==> flow/design.v <==
module coeff_selector #(
    parameter TAP_WIDTH      = 32,
    parameter FF_TAP_COUNT   = 4,
    parameter FB_TAP_COUNT   = 3,
    parameter NUM_LP_FILTERS   = 20
)
(
    input  logic [8:0]           filter_index,   
    output logic [FF_TAP_COUNT*TAP_WIDTH-1:0]   B_flat,        
    output logic [FB_TAP_COUNT*TAP_WIDTH-1:0]   A_flat         
);
    logic signed [TAP_WIDTH-1:0] mem [0:NUM_LP_FILTERS*2*FF_TAP_COUNT-1];
    initial begin
        mem[0*8+0*4+0] = 2;
        mem[0*8+0*4+1] = 6;
        mem[0*8+0*4+2] = 6;
        mem[0*8+0*4+3] = 2;
        mem[0*8+1*4+0] = -22432;
        mem[0*8+1*4+1] = 20560;
        mem[0*8+1*4+2] = -6303;
        mem[0*8+1*4+3] = 0;
        mem[1*8+0*4+0] = 14;
        mem[1*8+0*4+1] = 43;
        mem[1*8+0*4+2] = 43;
        mem[1*8+0*4+3] = 14;
        mem[1*8+1*4+0] = -20298;
        mem[1*8+1*4+1] = 17066;
        mem[1*8+1*4+2] = -4845;
        mem[1*8+1*4+3] = 0;
        mem[2*8+0*4+0] = 43;
        mem[2*8+0*4+1] = 130;
        mem[2*8+0*4+2] = 130;
        mem[2*8+0*4+3] = 43;
        mem[2*8+1*4+0] = -18179;
        mem[2*8+1*4+1] = 14050;
        mem[2*8+1*4+2] = -3715;
        mem[2*8+1*4+3] = 0;
        mem[3*8+0*4+0] = 92;
        mem[3*8+0*4+1] = 278;
        mem[3*8+0*4+2] = 278;
        mem[3*8+0*4+3] = 92;
        mem[3*8+1*4+0] = -16080;
        mem[3*8+1*4+1] = 11468;
        mem[3*8+1*4+2] = -2837;
        mem[3*8+1*4+3] = 0;
        mem[4*8+0*4+0] = 164;
        mem[4*8+0*4+1] = 493;
        mem[4*8+0*4+2] = 493;
        mem[4*8+0*4+3] = 164;
        mem[4*8+1*4+0] = -14004;
        mem[4*8+1*4+1] = 9282;
        mem[4*8+1*4+2] = -2154;
        mem[4*8+1*4+3] = 0;
        mem[5*8+0*4+0] = 259;
        mem[5*8+0*4+1] = 778;
        mem[5*8+0*4+2] = 778;
        mem[5*8+0*4+3] = 259;
        mem[5*8+1*4+0] = -11952;
        mem[5*8+1*4+1] = 7457;
        mem[5*8+1*4+2] = -1620;
        mem[5*8+1*4+3] = 0;
        mem[6*8+0*4+0] = 378;
        mem[6*8+0*4+1] = 1136;
        mem[6*8+0*4+2] = 1136;
        mem[6*8+0*4+3] = 378;
        mem[6*8+1*4+0] = -9922;
        mem[6*8+1*4+1] = 5962;
        mem[6*8+1*4+2] = -1201;
        mem[6*8+1*4+3] = 0;
        mem[7*8+0*4+0] = 523;
        mem[7*8+0*4+1] = 1569;
        mem[7*8+0*4+2] = 1569;
        mem[7*8+0*4+3] = 523;
        mem[7*8+1*4+0] = -7911;
        mem[7*8+1*4+1] = 4773;
        mem[7*8+1*4+2] = -868;
        mem[7*8+1*4+3] = 0;
        mem[8*8+0*4+0] = 692;
        mem[8*8+0*4+1] = 2078;
        mem[8*8+0*4+2] = 2078;
        mem[8*8+0*4+3] = 692;
        mem[8*8+1*4+0] = -5918;
        mem[8*8+1*4+1] = 3868;
        mem[8*8+1*4+2] = -599;
        mem[8*8+1*4+3] = 0;
        mem[9*8+0*4+0] = 888;
        mem[9*8+0*4+1] = 2666;
        mem[9*8+0*4+2] = 2666;
        mem[9*8+0*4+3] = 888;
        mem[9*8+1*4+0] = -3937;
        mem[9*8+1*4+1] = 3232;
        mem[9*8+1*4+2] = -376;
        mem[9*8+1*4+3] = 0;
        mem[10*8+0*4+0] = 1112;
        mem[10*8+0*4+1] = 3337;
        mem[10*8+0*4+2] = 3337;
        mem[10*8+0*4+3] = 1112;
        mem[10*8+1*4+0] = -1966;
        mem[10*8+1*4+1] = 2855;
        mem[10*8+1*4+2] = -181;
        mem[10*8+1*4+3] = 0;
        mem[11*8+0*4+0] = 1365;
        mem[11*8+0*4+1] = 4095;
        mem[11*8+0*4+2] = 4095;
        mem[11*8+0*4+3] = 1365;
        mem[11*8+1*4+0] = -0;
        mem[11*8+1*4+1] = 2730;
        mem[11*8+1*4+2] = -0;
        mem[11*8+1*4+3] = 0;
        mem[12*8+0*4+0] = 1649;
        mem[12*8+0*4+1] = 4948;
        mem[12*8+0*4+2] = 4948;
        mem[12*8+0*4+3] = 1649;
        mem[12*8+1*4+0] = 1966;
        mem[12*8+1*4+1] = 2855;
        mem[12*8+1*4+2] = 181;
        mem[12*8+1*4+3] = 0;
        mem[13*8+0*4+0] = 1967;
        mem[13*8+0*4+1] = 5901;
        mem[13*8+0*4+2] = 5901;
        mem[13*8+0*4+3] = 1967;
        mem[13*8+1*4+0] = 3937;
        mem[13*8+1*4+1] = 3232;
        mem[13*8+1*4+2] = 376;
        mem[13*8+1*4+3] = 0;
        mem[14*8+0*4+0] = 2322;
        mem[14*8+0*4+1] = 6966;
        mem[14*8+0*4+2] = 6966;
        mem[14*8+0*4+3] = 2322;
        mem[14*8+1*4+0] = 5918;
        mem[14*8+1*4+1] = 3868;
        mem[14*8+1*4+2] = 599;
        mem[14*8+1*4+3] = 0;
        mem[15*8+0*4+0] = 2718;
        mem[15*8+0*4+1] = 8154;
        mem[15*8+0*4+2] = 8154;
        mem[15*8+0*4+3] = 2718;
        mem[15*8+1*4+0] = 7911;
        mem[15*8+1*4+1] = 4773;
        mem[15*8+1*4+2] = 868;
        mem[15*8+1*4+3] = 0;
        mem[16*8+0*4+0] = 3159;
        mem[16*8+0*4+1] = 9479;
        mem[16*8+0*4+2] = 9479;
        mem[16*8+0*4+3] = 3159;
        mem[16*8+1*4+0] = 9922;
        mem[16*8+1*4+1] = 5962;
        mem[16*8+1*4+2] = 1201;
        mem[16*8+1*4+3] = 0;
        mem[17*8+0*4+0] = 3652;
        mem[17*8+0*4+1] = 10958;
        mem[17*8+0*4+2] = 10958;
        mem[17*8+0*4+3] = 3652;
        mem[17*8+1*4+0] = 11952;
        mem[17*8+1*4+1] = 7457;
        mem[17*8+1*4+2] = 1620;
        mem[17*8+1*4+3] = 0;
        mem[18*8+0*4+0] = 4204;
        mem[18*8+0*4+1] = 12612;
        mem[18*8+0*4+2] = 12612;
        mem[18*8+0*4+3] = 4204;
        mem[18*8+1*4+0] = 14004;
        mem[18*8+1*4+1] = 9282;
        mem[18*8+1*4+2] = 2154;
        mem[18*8+1*4+3] = 0;
        mem[19*8+0*4+0] = 4822;
        mem[19*8+0*4+1] = 14467;
        mem[19*8+0*4+2] = 14467;
        mem[19*8+0*4+3] = 4822;
        mem[19*8+1*4+0] = 16080;
        mem[19*8+1*4+1] = 11468;
        mem[19*8+1*4+2] = 2837;
        mem[19*8+1*4+3] = 0;
    end
    always_comb begin
        B_flat = '0;
        A_flat = '0;
        if (filter_index < NUM_LP_FILTERS) begin
            B_flat[0*TAP_WIDTH +: TAP_WIDTH] = mem[filter_index*8+0*4+0];
            B_flat[1*TAP_WIDTH +: TAP_WIDTH] = mem[filter_index*8+0*4+1];
            B_flat[2*TAP_WIDTH +: TAP_WIDTH] = mem[filter_index*8+0*4+2];
            B_flat[3*TAP_WIDTH +: TAP_WIDTH] = mem[filter_index*8+0*4+3];
            A_flat[0*TAP_WIDTH +: TAP_WIDTH] = mem[filter_index*8+1*4+0];
            A_flat[1*TAP_WIDTH +: TAP_WIDTH] = mem[filter_index*8+1*4+1];
            A_flat[2*TAP_WIDTH +: TAP_WIDTH] = mem[filter_index*8+1*4+2];
        end
    end
endmodule
module iir_filter 
#(
    parameter DATA_IN_WIDTH  = 16,
    parameter DATA_OUT_WIDTH = 32,
    parameter TAP_WIDTH      = 16,
    parameter FF_TAP_COUNT   = 4,
    parameter FB_TAP_COUNT   = 3
)
(
    input  wire                               clk,
    input  wire                               reset_n,
    input  wire   signed [DATA_IN_WIDTH-1:0]  data_in,
    output wire    signed [DATA_OUT_WIDTH-1:0] data_out,
    input  wire   [FF_TAP_COUNT*TAP_WIDTH-1:0] B_flat,
    input  wire   [FB_TAP_COUNT*TAP_WIDTH-1:0] A_flat
);
    reg signed [DATA_IN_WIDTH-1:0] x_delay [0:FF_TAP_COUNT-2];
    reg signed [DATA_OUT_WIDTH-1:0] y_delay [0:FF_TAP_COUNT-2];
    wire signed [DATA_OUT_WIDTH-1:0] w_product_a [0:FB_TAP_COUNT-1];
    wire signed [DATA_OUT_WIDTH-1:0] w_product_b [0:FF_TAP_COUNT-1];
    integer i, j;
    wire signed [DATA_OUT_WIDTH-1:0] sum;
    reg signed [DATA_IN_WIDTH-1:0] r_x;
    reg signed [DATA_OUT_WIDTH-1:0] data_out_reg;
    wire signed [TAP_WIDTH-1:0] B [0:FF_TAP_COUNT-1] ;
    wire signed [TAP_WIDTH-1:0] A [0:FB_TAP_COUNT-1] ;
    generate
        genvar k;
        for (k = 0; k < FF_TAP_COUNT; k = k + 1) begin : b_unpack
            assign B[k] = B_flat[k*TAP_WIDTH +: TAP_WIDTH];
        end
        for (k = 0; k < FB_TAP_COUNT; k = k + 1) begin : a_unpack
            assign A[k] = A_flat[k*TAP_WIDTH +: TAP_WIDTH];
        end
    endgenerate
    always @(posedge clk or negedge reset_n) begin
        if (!reset_n) begin
            for (i = 0; i < FF_TAP_COUNT-1; i = i + 1)
                x_delay[i] <= 0;
            for (j = 0; j < FF_TAP_COUNT-1; j = j + 1)
                y_delay[j] <= 0;
            r_x <= 0;
            data_out_reg <= 0;
        end else begin
            r_x <= data_in;
            for (i = 1; i < FF_TAP_COUNT-1; i = i + 1)
                x_delay[i] <= x_delay[i-1];
            x_delay[0] <= r_x;
            for (j = 1; j < FF_TAP_COUNT-1; j = j + 1)
                y_delay[j] <= y_delay[j-1];
            y_delay[0] <= sum >>> TAP_WIDTH-3;
            data_out_reg <= sum >>> TAP_WIDTH-3;
        end
    end
    generate
		 genvar o;
		 for (o = 0; o < FB_TAP_COUNT; o = o + 1) begin : a_loop
		 assign w_product_a[o] = (-(A[o]) * y_delay[o]);
		 end
    endgenerate
    generate
		 genvar c;
		 for (c = 1; c < FF_TAP_COUNT; c = c + 1) begin : b_loop
		 assign w_product_b[c] = B[c] * x_delay[c-1];
		 end
    endgenerate
    assign w_product_b[0] = B[0] * r_x;
    wire signed [DATA_OUT_WIDTH-1:0] sum_a = w_product_a[0]+w_product_a[1]+w_product_a[2];
    wire signed [DATA_OUT_WIDTH-1:0] sum_b = w_product_b[0]+w_product_b[1]+w_product_b[2]+w_product_b[3];
    assign sum = sum_a + sum_b;
    assign data_out = data_out_reg;
endmodule
module iir_variable_filter
#(
    parameter DATA_IN_WIDTH  = 16,
    parameter DATA_OUT_WIDTH = 32,
    parameter TAP_WIDTH      = 16,
    parameter FF_TAP_COUNT   = 4,
    parameter FB_TAP_COUNT   = 3,
    parameter NUM_LP_FILTERS = 20
)
(
    input  wire                               clk,
    input  wire                               reset_n,
    input  wire        [8:0]                  filter_index,
    input  wire signed [DATA_IN_WIDTH-1:0]    data_in,
    output wire signed [DATA_OUT_WIDTH-1:0]   data_out
);
    wire [FF_TAP_COUNT*TAP_WIDTH-1:0] B_flat;
    wire [FB_TAP_COUNT*TAP_WIDTH-1:0] A_flat;
    coeff_selector #(
        .TAP_WIDTH(TAP_WIDTH),
        .FF_TAP_COUNT(FF_TAP_COUNT),
        .FB_TAP_COUNT(FB_TAP_COUNT),
        .NUM_LP_FILTERS(NUM_LP_FILTERS)
    ) coeff_sel (
        .filter_index(filter_index),
        .B_flat(B_flat),
        .A_flat(A_flat)
    );
    iir_filter #(
        .DATA_IN_WIDTH(DATA_IN_WIDTH),
        .DATA_OUT_WIDTH(DATA_OUT_WIDTH),
        .TAP_WIDTH(TAP_WIDTH),
        .FF_TAP_COUNT(FF_TAP_COUNT),
        .FB_TAP_COUNT(FB_TAP_COUNT)
    ) IIR (
        .clk(clk),
        .reset_n(reset_n),
        .data_in(data_in),
        .data_out(data_out),
        .B_flat(B_flat),
        .A_flat(A_flat)
    );
endmodule
Memo
Re: synthesis data of iir_variable_filter

* From RTL to reports: iir_variable_filter
Module iir_variable_filter before and after one edit of its RTL, step after step.
"unedited" refers to lines of the RTL above, "edited" to lines of the edited file.
"difference" is "edited" less "unedited", of the values as shown; "relative change" is that difference over "unedited", in percent.
Operators: Yosys type, input widths -> output width; for muxes data width and select width s.
A cell with -- has no value.
- Top module :: iir_variable_filter
- Clock input :: clk
- Standard-cell library :: sky130hd
- Timing corner :: tt_025C_1v80

* Diff
The edit as a unified diff against the file above.
A script made this edit. It changes what the design does and was not meant as an optimisation.
#+begin_src diff
@@ -250,5 +250,5 @@
 		 genvar c;
 		 for (c = 1; c < FF_TAP_COUNT; c = c + 1) begin : b_loop
-		 assign w_product_b[c] = B[c] * x_delay[c-1];
+		 assign w_product_b[c] = B[c] & x_delay[c-1];
 		 end
     endgenerate
#+end_src

* Word-level counts
Counts by Yosys on the flattened word-level netlist (proc, flatten, opt, wreduce). Print and check cells are left out. Cells with the same type and inputs are merged into one.
Yosys's memory passes give these memory sizes; they may raise the number of words (mostly to a power of two), join words into wider ones and drop unused or constant bits.
** Word-level totals
- flip-flop bits (word level) :: unedited 121, edited 121, difference 0, relative change 0.00%
- cells after elaboration :: unedited 38, edited 38, difference 0, relative change 0.00%
- memories kept :: unedited 1, edited 1, difference 0, relative change 0.00%
- bits of input ports :: unedited 27, edited 27, difference 0, relative change 0.00%
- bits in read-only memories :: unedited 2560, edited 2560, difference 0, relative change 0.00%
- output and inout port bits :: unedited 32, edited 32, difference 0, relative change 0.00%
** Memory list
- shape (words x width / read and write ports) :: unedited coeff_sel.mem 160 x 16 bit 7R0W, edited coeff_sel.mem 160 x 16 bit 7R0W
** Operators by class
- multipliers :: unedited 7, edited 4, difference -3, relative change -42.86%
- multiplexer cells :: unedited 7, edited 7, difference 0, relative change 0.00%
- add/sub/neg operators :: unedited 15, edited 15, difference 0, relative change 0.00%
- bitwise logic cells :: unedited 0, edited 3, difference +3
- $lt $le $gt $ge :: unedited 1, edited 1, difference 0, relative change 0.00%
** Operator list
- $add 32x32->32 :: unedited 6, edited 3, difference -3, relative change -50.00%
- $mul 16x16->32 :: unedited 4, edited 1, difference -3, relative change -75.00%
- $add 32x16->32 :: unedited 0, edited 3, difference +3
- $and 16x16->16 :: unedited 0, edited 3, difference +3
- $mux 16 :: unedited 7, edited 7, difference 0, relative change 0.00%
- $add 8x2->8 const B :: unedited 3, edited 3, difference 0, relative change 0.00%
- $mul 32x19->32 :: unedited 3, edited 3, difference 0, relative change 0.00%
- $neg 16->32 :: unedited 3, edited 3, difference 0, relative change 0.00%
- $add 8x1->8 const B :: unedited 2, edited 2, difference 0, relative change 0.00%
- $add 8x3->8 const B :: unedited 1, edited 1, difference 0, relative change 0.00%
- $lt 9x5->1 const B :: unedited 1, edited 1, difference 0, relative change 0.00%

* Longest topological paths
Yosys ltp: most cells in a row. Word level: on the elaborated netlist, between registers, memories and ports. Mapped: between sequential cells and ports; inverters and the memories' decode and read muxes count.
** Depth
- depth after elaboration :: unedited 7, edited 7, difference 0, relative change 0.00%
- ABC_AREA :: unedited 0, edited 0
- depth in mapped cells :: unedited 49, edited 48, difference -1, relative change -2.04%

* Netlist
Source: synth_stat.txt of the flow (Yosys; design flattened, memories mapped). It holds for the ABC_AREA given above (unset counts as 0); a run with the other value may have another netlist.
** Cells by type
- sky130_fd_sc_hd__inv_1 :: unedited 2336, edited 1596, difference -740, relative change -31.68%
- sky130_fd_sc_hd__fa_1 :: unedited 2006, edited 1391, difference -615, relative change -30.66%
- sky130_fd_sc_hd__nand2_1 :: unedited 1114, edited 687, difference -427, relative change -38.33%
- sky130_fd_sc_hd__ha_1 :: unedited 581, edited 319, difference -262, relative change -45.09%
- sky130_fd_sc_hd__and2_1 :: unedited 736, edited 543, difference -193, relative change -26.22%
- sky130_fd_sc_hd__clkbuf_1 :: unedited 339, edited 242, difference -97, relative change -28.61%
- sky130_fd_sc_hd__nor2b_1 :: unedited 60, edited 90, difference +30, relative change +50.00%
- sky130_fd_sc_hd__o21ai_0 :: unedited 44, edited 67, difference +23, relative change +52.27%
- sky130_fd_sc_hd__xnor2_1 :: unedited 135, edited 127, difference -8, relative change -5.93%
- sky130_fd_sc_hd__nand2b_1 :: unedited 84, edited 76, difference -8, relative change -9.52%
- sky130_fd_sc_hd__dfrtp_1 :: unedited 121, edited 114, difference -7, relative change -5.79%
- sky130_fd_sc_hd__and3_1 :: unedited 56, edited 63, difference +7, relative change +12.50%
- sky130_fd_sc_hd__buf_6 :: unedited 10, edited 4, difference -6, relative change -60.00%
- sky130_fd_sc_hd__nor2_1 :: unedited 91, edited 86, difference -5, relative change -5.49%
- sky130_fd_sc_hd__buf_2 :: unedited 12, edited 7, difference -5, relative change -41.67%
- sky130_fd_sc_hd__o22ai_1 :: unedited 8, edited 3, difference -5, relative change -62.50%
- sky130_fd_sc_hd__a211oi_1 :: unedited 4, edited 9, difference +5, relative change +125.00%
- sky130_fd_sc_hd__or3_1 :: unedited 2, edited 7, difference +5, relative change +250.00%
Not every row of either side is listed.
** Synthesis totals
- mapped cells :: unedited 8032, edited 5715, difference -2317, relative change -28.85%
- synthesis area (sq um) :: unedited 74615.3, edited 52960.8, difference -21654.5, relative change -29.02%
- flip-flop cells :: unedited 121, edited 114, difference -7, relative change -5.79%
- buffer cells :: unedited 388, edited 277, difference -111, relative change -28.61%
By module: a second synthesis without flattening, with its own total; a netlist apart from the flattened one above.
** Unflattened totals
- cell total of the unflattened synthesis :: unedited 8801, edited 6147, difference -2654, relative change -30.16%
- area (unflattened synthesis) (sq um) :: unedited 83382.5, edited 57059.7, difference -26322.8, relative change -31.57%
Rows give one instance, submodules left out.
** Modules, unedited
- iir_filter :: seq. area 3027.9 sq um, instances 1, cells 8393, area 80876.3 sq um
- coeff_selector :: seq. area 0.0 sq um, instances 1, cells 408, area 2506.2 sq um
- iir_variable_filter :: seq. area 0.0 sq um, instances 1, cells 0, area 0.0 sq um
** Modules, edited
- iir_filter :: seq. area 3027.9 sq um, instances 1, cells 5739, area 54553.6 sq um
- coeff_selector :: seq. area 0.0 sq um, instances 1, cells 408, area 2506.2 sq um
- iir_variable_filter :: seq. area 0.0 sq um, instances 1, cells 0, area 0.0 sq um

* Worst setup path after synthesis
Source: OpenSTA report_checks on the synthesized netlist (no wires, ideal clock, input and output delay 20% of the period each), path of least setup slack; recovery checks are left aside. Register names are those of the netlist, which keeps one name where synthesis merged equal registers.
** Timing post-synthesis
- path type :: unedited input to register, edited input to register
- start :: unedited in filter_index[1], edited in filter_index[1]
- end :: unedited reg IIR.y_delay[0][18], edited reg IIR.y_delay[0][17]
- data arrival time (ns) :: unedited 14.491, edited 14.141, difference -0.350, relative change -2.42%
- setup time (ns) :: unedited 0.134, edited 0.080, difference -0.054
- period (ns) :: unedited 15.0, edited 15.0, difference 0.0, relative change 0.00%
- slack (ns) :: unedited 0.375, edited 0.779, difference +0.404
- delay of the path (ns) :: unedited 11.625, edited 11.221, difference -0.404, relative change -3.48%
- launch time at the first pin (ns) :: unedited 3.000, edited 3.000, difference 0.000, relative change 0.00%
- input delay (ns) :: unedited 3.000, edited 3.000, difference 0.000, relative change 0.00%
- stages :: unedited 46, edited 43, difference -3, relative change -6.52%
- period reached after synthesis (ns) :: unedited 14.625, edited 14.221, difference -0.404, relative change -2.76%
"delay of the path" is the arrival time less input delay plus setup time.
"stages" counts driving pins, that of a launching flip-flop among them; a cell with two outputs on the path counts twice.
"period reached after synthesis" = period - worst setup slack (recovery checks aside). The figure is calculated, with input and output delays left at 20% of the set period.
Between the ends stands the longest chain of elaborated cells between them, by number of cells; it is not shown to be the way that was timed. Of several equally long chains one is given.
Each line given opens the expression or statement behind the cell; cells for indexed reads and writes are added by Yosys, which also makes memories of some case tables.
A memory read counts as a cell of the chain, while the word-level depth stops at memories.
A register here has more assigning lines than the two given.
Between the ends, post-synthesis, unedited:
- Path through :: sky130_fd_sc_hd__buf_2 sky130_fd_sc_hd__inv_1 sky130_fd_sc_hd__ha_1 sky130_fd_sc_hd__buf_2 sky130_fd_sc_hd__or2_4 sky130_fd_sc_hd__o311a_1 sky130_fd_sc_hd__o31ai_4 sky130_fd_sc_hd__nand3_2 sky130_fd_sc_hd__nand2b_4 sky130_fd_sc_hd__or2_4 sky130_fd_sc_hd__clkbuf_1 sky130_fd_sc_hd__clkbuf_1 sky130_fd_sc_hd__ha_1 sky130_fd_sc_hd__clkbuf_1 sky130_fd_sc_hd__nand2b_1 sky130_fd_sc_hd__fa_1 sky130_fd_sc_hd__inv_1 sky130_fd_sc_hd__fa_1 (+10 left out) sky130_fd_sc_hd__fa_1 sky130_fd_sc_hd__fa_1 sky130_fd_sc_hd__inv_1 sky130_fd_sc_hd__fa_1 sky130_fd_sc_hd__inv_1 sky130_fd_sc_hd__ha_1 sky130_fd_sc_hd__a21o_1 sky130_fd_sc_hd__a21o_1 sky130_fd_sc_hd__a221oi_1 sky130_fd_sc_hd__o21ai_1 sky130_fd_sc_hd__a31oi_1 sky130_fd_sc_hd__o22ai_1 sky130_fd_sc_hd__a221o_1 sky130_fd_sc_hd__a21oi_1 sky130_fd_sc_hd__o21bai_1 sky130_fd_sc_hd__a21o_1 sky130_fd_sc_hd__a21oi_1 sky130_fd_sc_hd__xnor3_1
- Length of the longest elaborated chain :: 9
** Ends and longest elaborated chain, post-synthesis, unedited
- from (decl) :: RTL line 273 : input  wire        [8:0]                  filter_index,
- $add 8x3->8 :: RTL line 184 : A_flat[1*TAP_WIDTH +: TAP_WIDTH] = mem[filter_index*8+1*4+1];
- $add 8x1->8 :: RTL line 184
- $mem_v2 160x16 :: RTL line 12 : logic signed [TAP_WIDTH-1:0] mem [0:NUM_LP_FILTERS*2*FF_TAP_COUNT-1];
- $mux 16 :: RTL line 178 : if (filter_index < NUM_LP_FILTERS) begin
- $neg 16->32 :: RTL line 246
- $mul 32x19->32 :: RTL line 246
- $add 32x32->32 x2 :: RTL line 256
- $add 32x32->32 :: RTL line 258 : assign sum = sum_a + sum_b;
- to (assign) :: RTL line 238 : y_delay[j] <= y_delay[j-1];
- to (assign) :: RTL line 239 : y_delay[0] <= sum >>> TAP_WIDTH-3;
- to (decl) :: RTL line 206 : reg signed [DATA_OUT_WIDTH-1:0] y_delay [0:FF_TAP_COUNT-2];
Between the ends, post-synthesis, edited:
- Path through :: sky130_fd_sc_hd__clkbuf_1 sky130_fd_sc_hd__clkbuf_1 sky130_fd_sc_hd__inv_1 sky130_fd_sc_hd__ha_1 sky130_fd_sc_hd__nor2b_1 sky130_fd_sc_hd__nor2b_1 sky130_fd_sc_hd__o31a_1 sky130_fd_sc_hd__clkbuf_1 sky130_fd_sc_hd__clkbuf_1 sky130_fd_sc_hd__inv_1 sky130_fd_sc_hd__ha_1 sky130_fd_sc_hd__nor2b_1 sky130_fd_sc_hd__or4b_4 sky130_fd_sc_hd__a21o_1 sky130_fd_sc_hd__nor3_1 sky130_fd_sc_hd__ha_1 sky130_fd_sc_hd__clkbuf_1 sky130_fd_sc_hd__and2_1 (+7 left out) sky130_fd_sc_hd__fa_1 sky130_fd_sc_hd__fa_1 sky130_fd_sc_hd__fa_1 sky130_fd_sc_hd__fa_1 sky130_fd_sc_hd__inv_1 sky130_fd_sc_hd__fa_1 sky130_fd_sc_hd__inv_1 sky130_fd_sc_hd__ha_1 sky130_fd_sc_hd__a21oi_1 sky130_fd_sc_hd__o21ai_0 sky130_fd_sc_hd__o21a_1 sky130_fd_sc_hd__a211o_1 sky130_fd_sc_hd__o31a_1 sky130_fd_sc_hd__a311o_1 sky130_fd_sc_hd__a41oi_1 sky130_fd_sc_hd__nand2b_1 sky130_fd_sc_hd__a21oi_1 sky130_fd_sc_hd__xnor2_1
- Length of the longest elaborated chain :: 9
** Ends and longest elaborated chain, post-synthesis, edited
- from (decl) :: RTL line 273 : input  wire        [8:0]                  filter_index,
- $add 8x3->8 :: RTL line 184 : A_flat[1*TAP_WIDTH +: TAP_WIDTH] = mem[filter_index*8+1*4+1];
- $add 8x1->8 :: RTL line 184
- $mem_v2 160x16 :: RTL line 12 : logic signed [TAP_WIDTH-1:0] mem [0:NUM_LP_FILTERS*2*FF_TAP_COUNT-1];
- $mux 16 :: RTL line 178 : if (filter_index < NUM_LP_FILTERS) begin
- $neg 16->32 :: RTL line 246
- $mul 32x19->32 :: RTL line 246
- $add 32x32->32 x2 :: RTL line 256
- $add 32x32->32 :: RTL line 258 : assign sum = sum_a + sum_b;
- to (assign) :: RTL line 238 : y_delay[j] <= y_delay[j-1];
- to (assign) :: RTL line 239 : y_delay[0] <= sum >>> TAP_WIDTH-3;
- to (decl) :: RTL line 206 : reg signed [DATA_OUT_WIDTH-1:0] y_delay [0:FF_TAP_COUNT-2];

* Worst path after layout
Path of least setup slack in the final report of the runs of set A (OpenROAD, finished layout, wires in). Where an end is a register, its clock arrival counts in the times.
** Timing post-layout
- path type :: unedited input to register, edited input to register
- start :: unedited in filter_index[0], edited in filter_index[1]
- end :: unedited reg IIR.y_delay[0][18], edited reg IIR.y_delay[0][17]
- period (ns) :: unedited 14.7, edited 14.7, difference 0.0, relative change 0.00%
- setup time (ns) :: unedited 0.12, edited 0.07, difference -0.05
- stages :: unedited 42, edited 38, difference -4, relative change -9.52%
- data arrival time (ns) :: unedited 14.72, edited 14.53, difference -0.19, relative change -1.29%
- launch time at the first pin (ns) :: unedited 2.94, edited 2.94, difference 0.00, relative change 0.00%
- input delay (ns) :: unedited 2.94, edited 2.94, difference 0.00, relative change 0.00%
- slack (ns) :: unedited 0.41, edited 0.61, difference +0.20
Between the ends stands the longest chain of elaborated cells between them, by number of cells; it is not shown to be the way that was timed. Of several equally long chains one is given.
A memory read counts as a cell of the chain, while the word-level depth stops at memories.
A register here has more assigning lines than the two given.
Between the ends, post-layout, unedited:
- Path through :: sky130_fd_sc_hd__clkdlybuf4s50_1 sky130_fd_sc_hd__buf_4 sky130_fd_sc_hd__buf_4 sky130_fd_sc_hd__or2_2 sky130_fd_sc_hd__a311oi_1 sky130_fd_sc_hd__buf_4 sky130_fd_sc_hd__o21ai_1 sky130_fd_sc_hd__nand2b_1 sky130_fd_sc_hd__a21o_1 sky130_fd_sc_hd__or2_4 sky130_fd_sc_hd__buf_4 sky130_fd_sc_hd__and2_4 sky130_fd_sc_hd__buf_4 sky130_fd_sc_hd__nand2_1 sky130_fd_sc_hd__fa_1 sky130_fd_sc_hd__fa_1 sky130_fd_sc_hd__inv_1 sky130_fd_sc_hd__fa_1 (+6 left out) sky130_fd_sc_hd__inv_1 sky130_fd_sc_hd__fa_1 sky130_fd_sc_hd__inv_1 sky130_fd_sc_hd__fa_1 sky130_fd_sc_hd__inv_1 sky130_fd_sc_hd__fa_1 sky130_fd_sc_hd__fa_1 sky130_fd_sc_hd__xnor2_1 sky130_fd_sc_hd__xnor2_1 sky130_fd_sc_hd__xnor2_1 sky130_fd_sc_hd__xnor2_1 sky130_fd_sc_hd__xnor2_1 sky130_fd_sc_hd__xnor2_1 sky130_fd_sc_hd__xnor2_1 sky130_fd_sc_hd__buf_4 sky130_fd_sc_hd__xnor2_1 sky130_fd_sc_hd__xnor3_1 sky130_fd_sc_hd__xnor3_1
- Length of the longest elaborated chain :: 9
** Ends and longest elaborated chain, post-layout, unedited
- from (decl) :: RTL line 273 : input  wire        [8:0]                  filter_index,
- $add 8x3->8 :: RTL line 184 : A_flat[1*TAP_WIDTH +: TAP_WIDTH] = mem[filter_index*8+1*4+1];
- $add 8x1->8 :: RTL line 184
- $mem_v2 160x16 :: RTL line 12 : logic signed [TAP_WIDTH-1:0] mem [0:NUM_LP_FILTERS*2*FF_TAP_COUNT-1];
- $mux 16 :: RTL line 178 : if (filter_index < NUM_LP_FILTERS) begin
- $neg 16->32 :: RTL line 246
- $mul 32x19->32 :: RTL line 246
- $add 32x32->32 x2 :: RTL line 256
- $add 32x32->32 :: RTL line 258 : assign sum = sum_a + sum_b;
- to (assign) :: RTL line 238 : y_delay[j] <= y_delay[j-1];
- to (assign) :: RTL line 239 : y_delay[0] <= sum >>> TAP_WIDTH-3;
- to (decl) :: RTL line 206 : reg signed [DATA_OUT_WIDTH-1:0] y_delay [0:FF_TAP_COUNT-2];
Between the ends, post-layout, edited:
- Path through :: sky130_fd_sc_hd__clkdlybuf4s50_1 sky130_fd_sc_hd__inv_1 sky130_fd_sc_hd__ha_1 sky130_fd_sc_hd__or2b_4 sky130_fd_sc_hd__o22ai_1 sky130_fd_sc_hd__o31a_1 sky130_fd_sc_hd__or4_1 sky130_fd_sc_hd__or4b_4 sky130_fd_sc_hd__a21o_1 sky130_fd_sc_hd__nor3_1 sky130_fd_sc_hd__ha_1 sky130_fd_sc_hd__and2_1 sky130_fd_sc_hd__fa_1 sky130_fd_sc_hd__inv_1 sky130_fd_sc_hd__fa_1 sky130_fd_sc_hd__inv_1 sky130_fd_sc_hd__fa_1 sky130_fd_sc_hd__fa_1 (+2 left out) sky130_fd_sc_hd__fa_1 sky130_fd_sc_hd__fa_1 sky130_fd_sc_hd__fa_1 sky130_fd_sc_hd__inv_1 sky130_fd_sc_hd__fa_1 sky130_fd_sc_hd__inv_1 sky130_fd_sc_hd__ha_1 sky130_fd_sc_hd__buf_4 sky130_fd_sc_hd__nand3_1 sky130_fd_sc_hd__nor3b_1 sky130_fd_sc_hd__o21a_1 sky130_fd_sc_hd__a211o_1 sky130_fd_sc_hd__o31a_1 sky130_fd_sc_hd__a311o_1 sky130_fd_sc_hd__a41oi_1 sky130_fd_sc_hd__nand2b_1 sky130_fd_sc_hd__a21oi_1 sky130_fd_sc_hd__xnor2_1
- Length of the longest elaborated chain :: 9
** Ends and longest elaborated chain, post-layout, edited
- from (decl) :: RTL line 273 : input  wire        [8:0]                  filter_index,
- $add 8x3->8 :: RTL line 184 : A_flat[1*TAP_WIDTH +: TAP_WIDTH] = mem[filter_index*8+1*4+1];
- $add 8x1->8 :: RTL line 184
- $mem_v2 160x16 :: RTL line 12 : logic signed [TAP_WIDTH-1:0] mem [0:NUM_LP_FILTERS*2*FF_TAP_COUNT-1];
- $mux 16 :: RTL line 178 : if (filter_index < NUM_LP_FILTERS) begin
- $neg 16->32 :: RTL line 246
- $mul 32x19->32 :: RTL line 246
- $add 32x32->32 x2 :: RTL line 256
- $add 32x32->32 :: RTL line 258 : assign sum = sum_a + sum_b;
- to (assign) :: RTL line 238 : y_delay[j] <= y_delay[j-1];
- to (assign) :: RTL line 239 : y_delay[0] <= sum >>> TAP_WIDTH-3;
- to (decl) :: RTL line 206 : reg signed [DATA_OUT_WIDTH-1:0] y_delay [0:FF_TAP_COUNT-2];

* Flow runs
Both versions went through the flow (Yosys, OpenROAD) with the same settings in each pair. Constraints: input delay and output delay 20% of the set period each, output load 0.01 pF.
Flow settings, set A:
- CORE_UTILIZATION :: 40
- period_ns :: 14.7
- CAP_MARGIN :: 20
- CORE_MARGIN :: 2
- SLEW_MARGIN :: 20
** Final reports, set A
- standard-cell area after layout (sq um) :: unedited 82571.7, edited 57131.0, difference -25440.7, relative change -30.81%
- post-synthesis cell area (sq um) :: unedited 74615.3, edited 52960.8, difference -21654.5, relative change -29.02%
- worst slack on setup checks (ns) :: unedited 0.410, edited 0.608, difference +0.198
- lowest hold slack (ns) :: unedited 0.397, edited 0.369, difference -0.028
- die outline area (sq um) :: unedited 190009.0, edited 135328.0, difference -54681.0, relative change -28.78%
- setup TNS (ns) :: unedited 0.000, edited 0.000, difference 0.000
Flow settings, set B:
- ABC_AREA :: 1
- CORE_UTILIZATION :: 68
- HOLD_SLACK_MARGIN :: -0.02
- PLACE_DENSITY_LB_ADDON :: 0.08
- SETUP_SLACK_MARGIN :: 3.63
- period_ns :: 20.2
- CAP_MARGIN :: 20
- CORE_MARGIN :: 2
- SLEW_MARGIN :: 20
** Final reports, set B
- standard-cell area after layout (sq um) :: unedited 76612.2, edited 54882.6, difference -21729.6, relative change -28.36%
- post-synthesis cell area (sq um) :: unedited 74151.1, edited 52972.1, difference -21179.0, relative change -28.56%
- worst slack on setup checks (ns) :: unedited 4.150, edited 4.564, difference +0.414
- lowest hold slack (ns) :: unedited 0.371, edited 0.375, difference +0.004
- die outline area (sq um) :: unedited 111703.0, edited 80148.4, difference -31554.6, relative change -28.25%
- setup TNS (ns) :: unedited 0.000, edited 0.000, difference 0.000
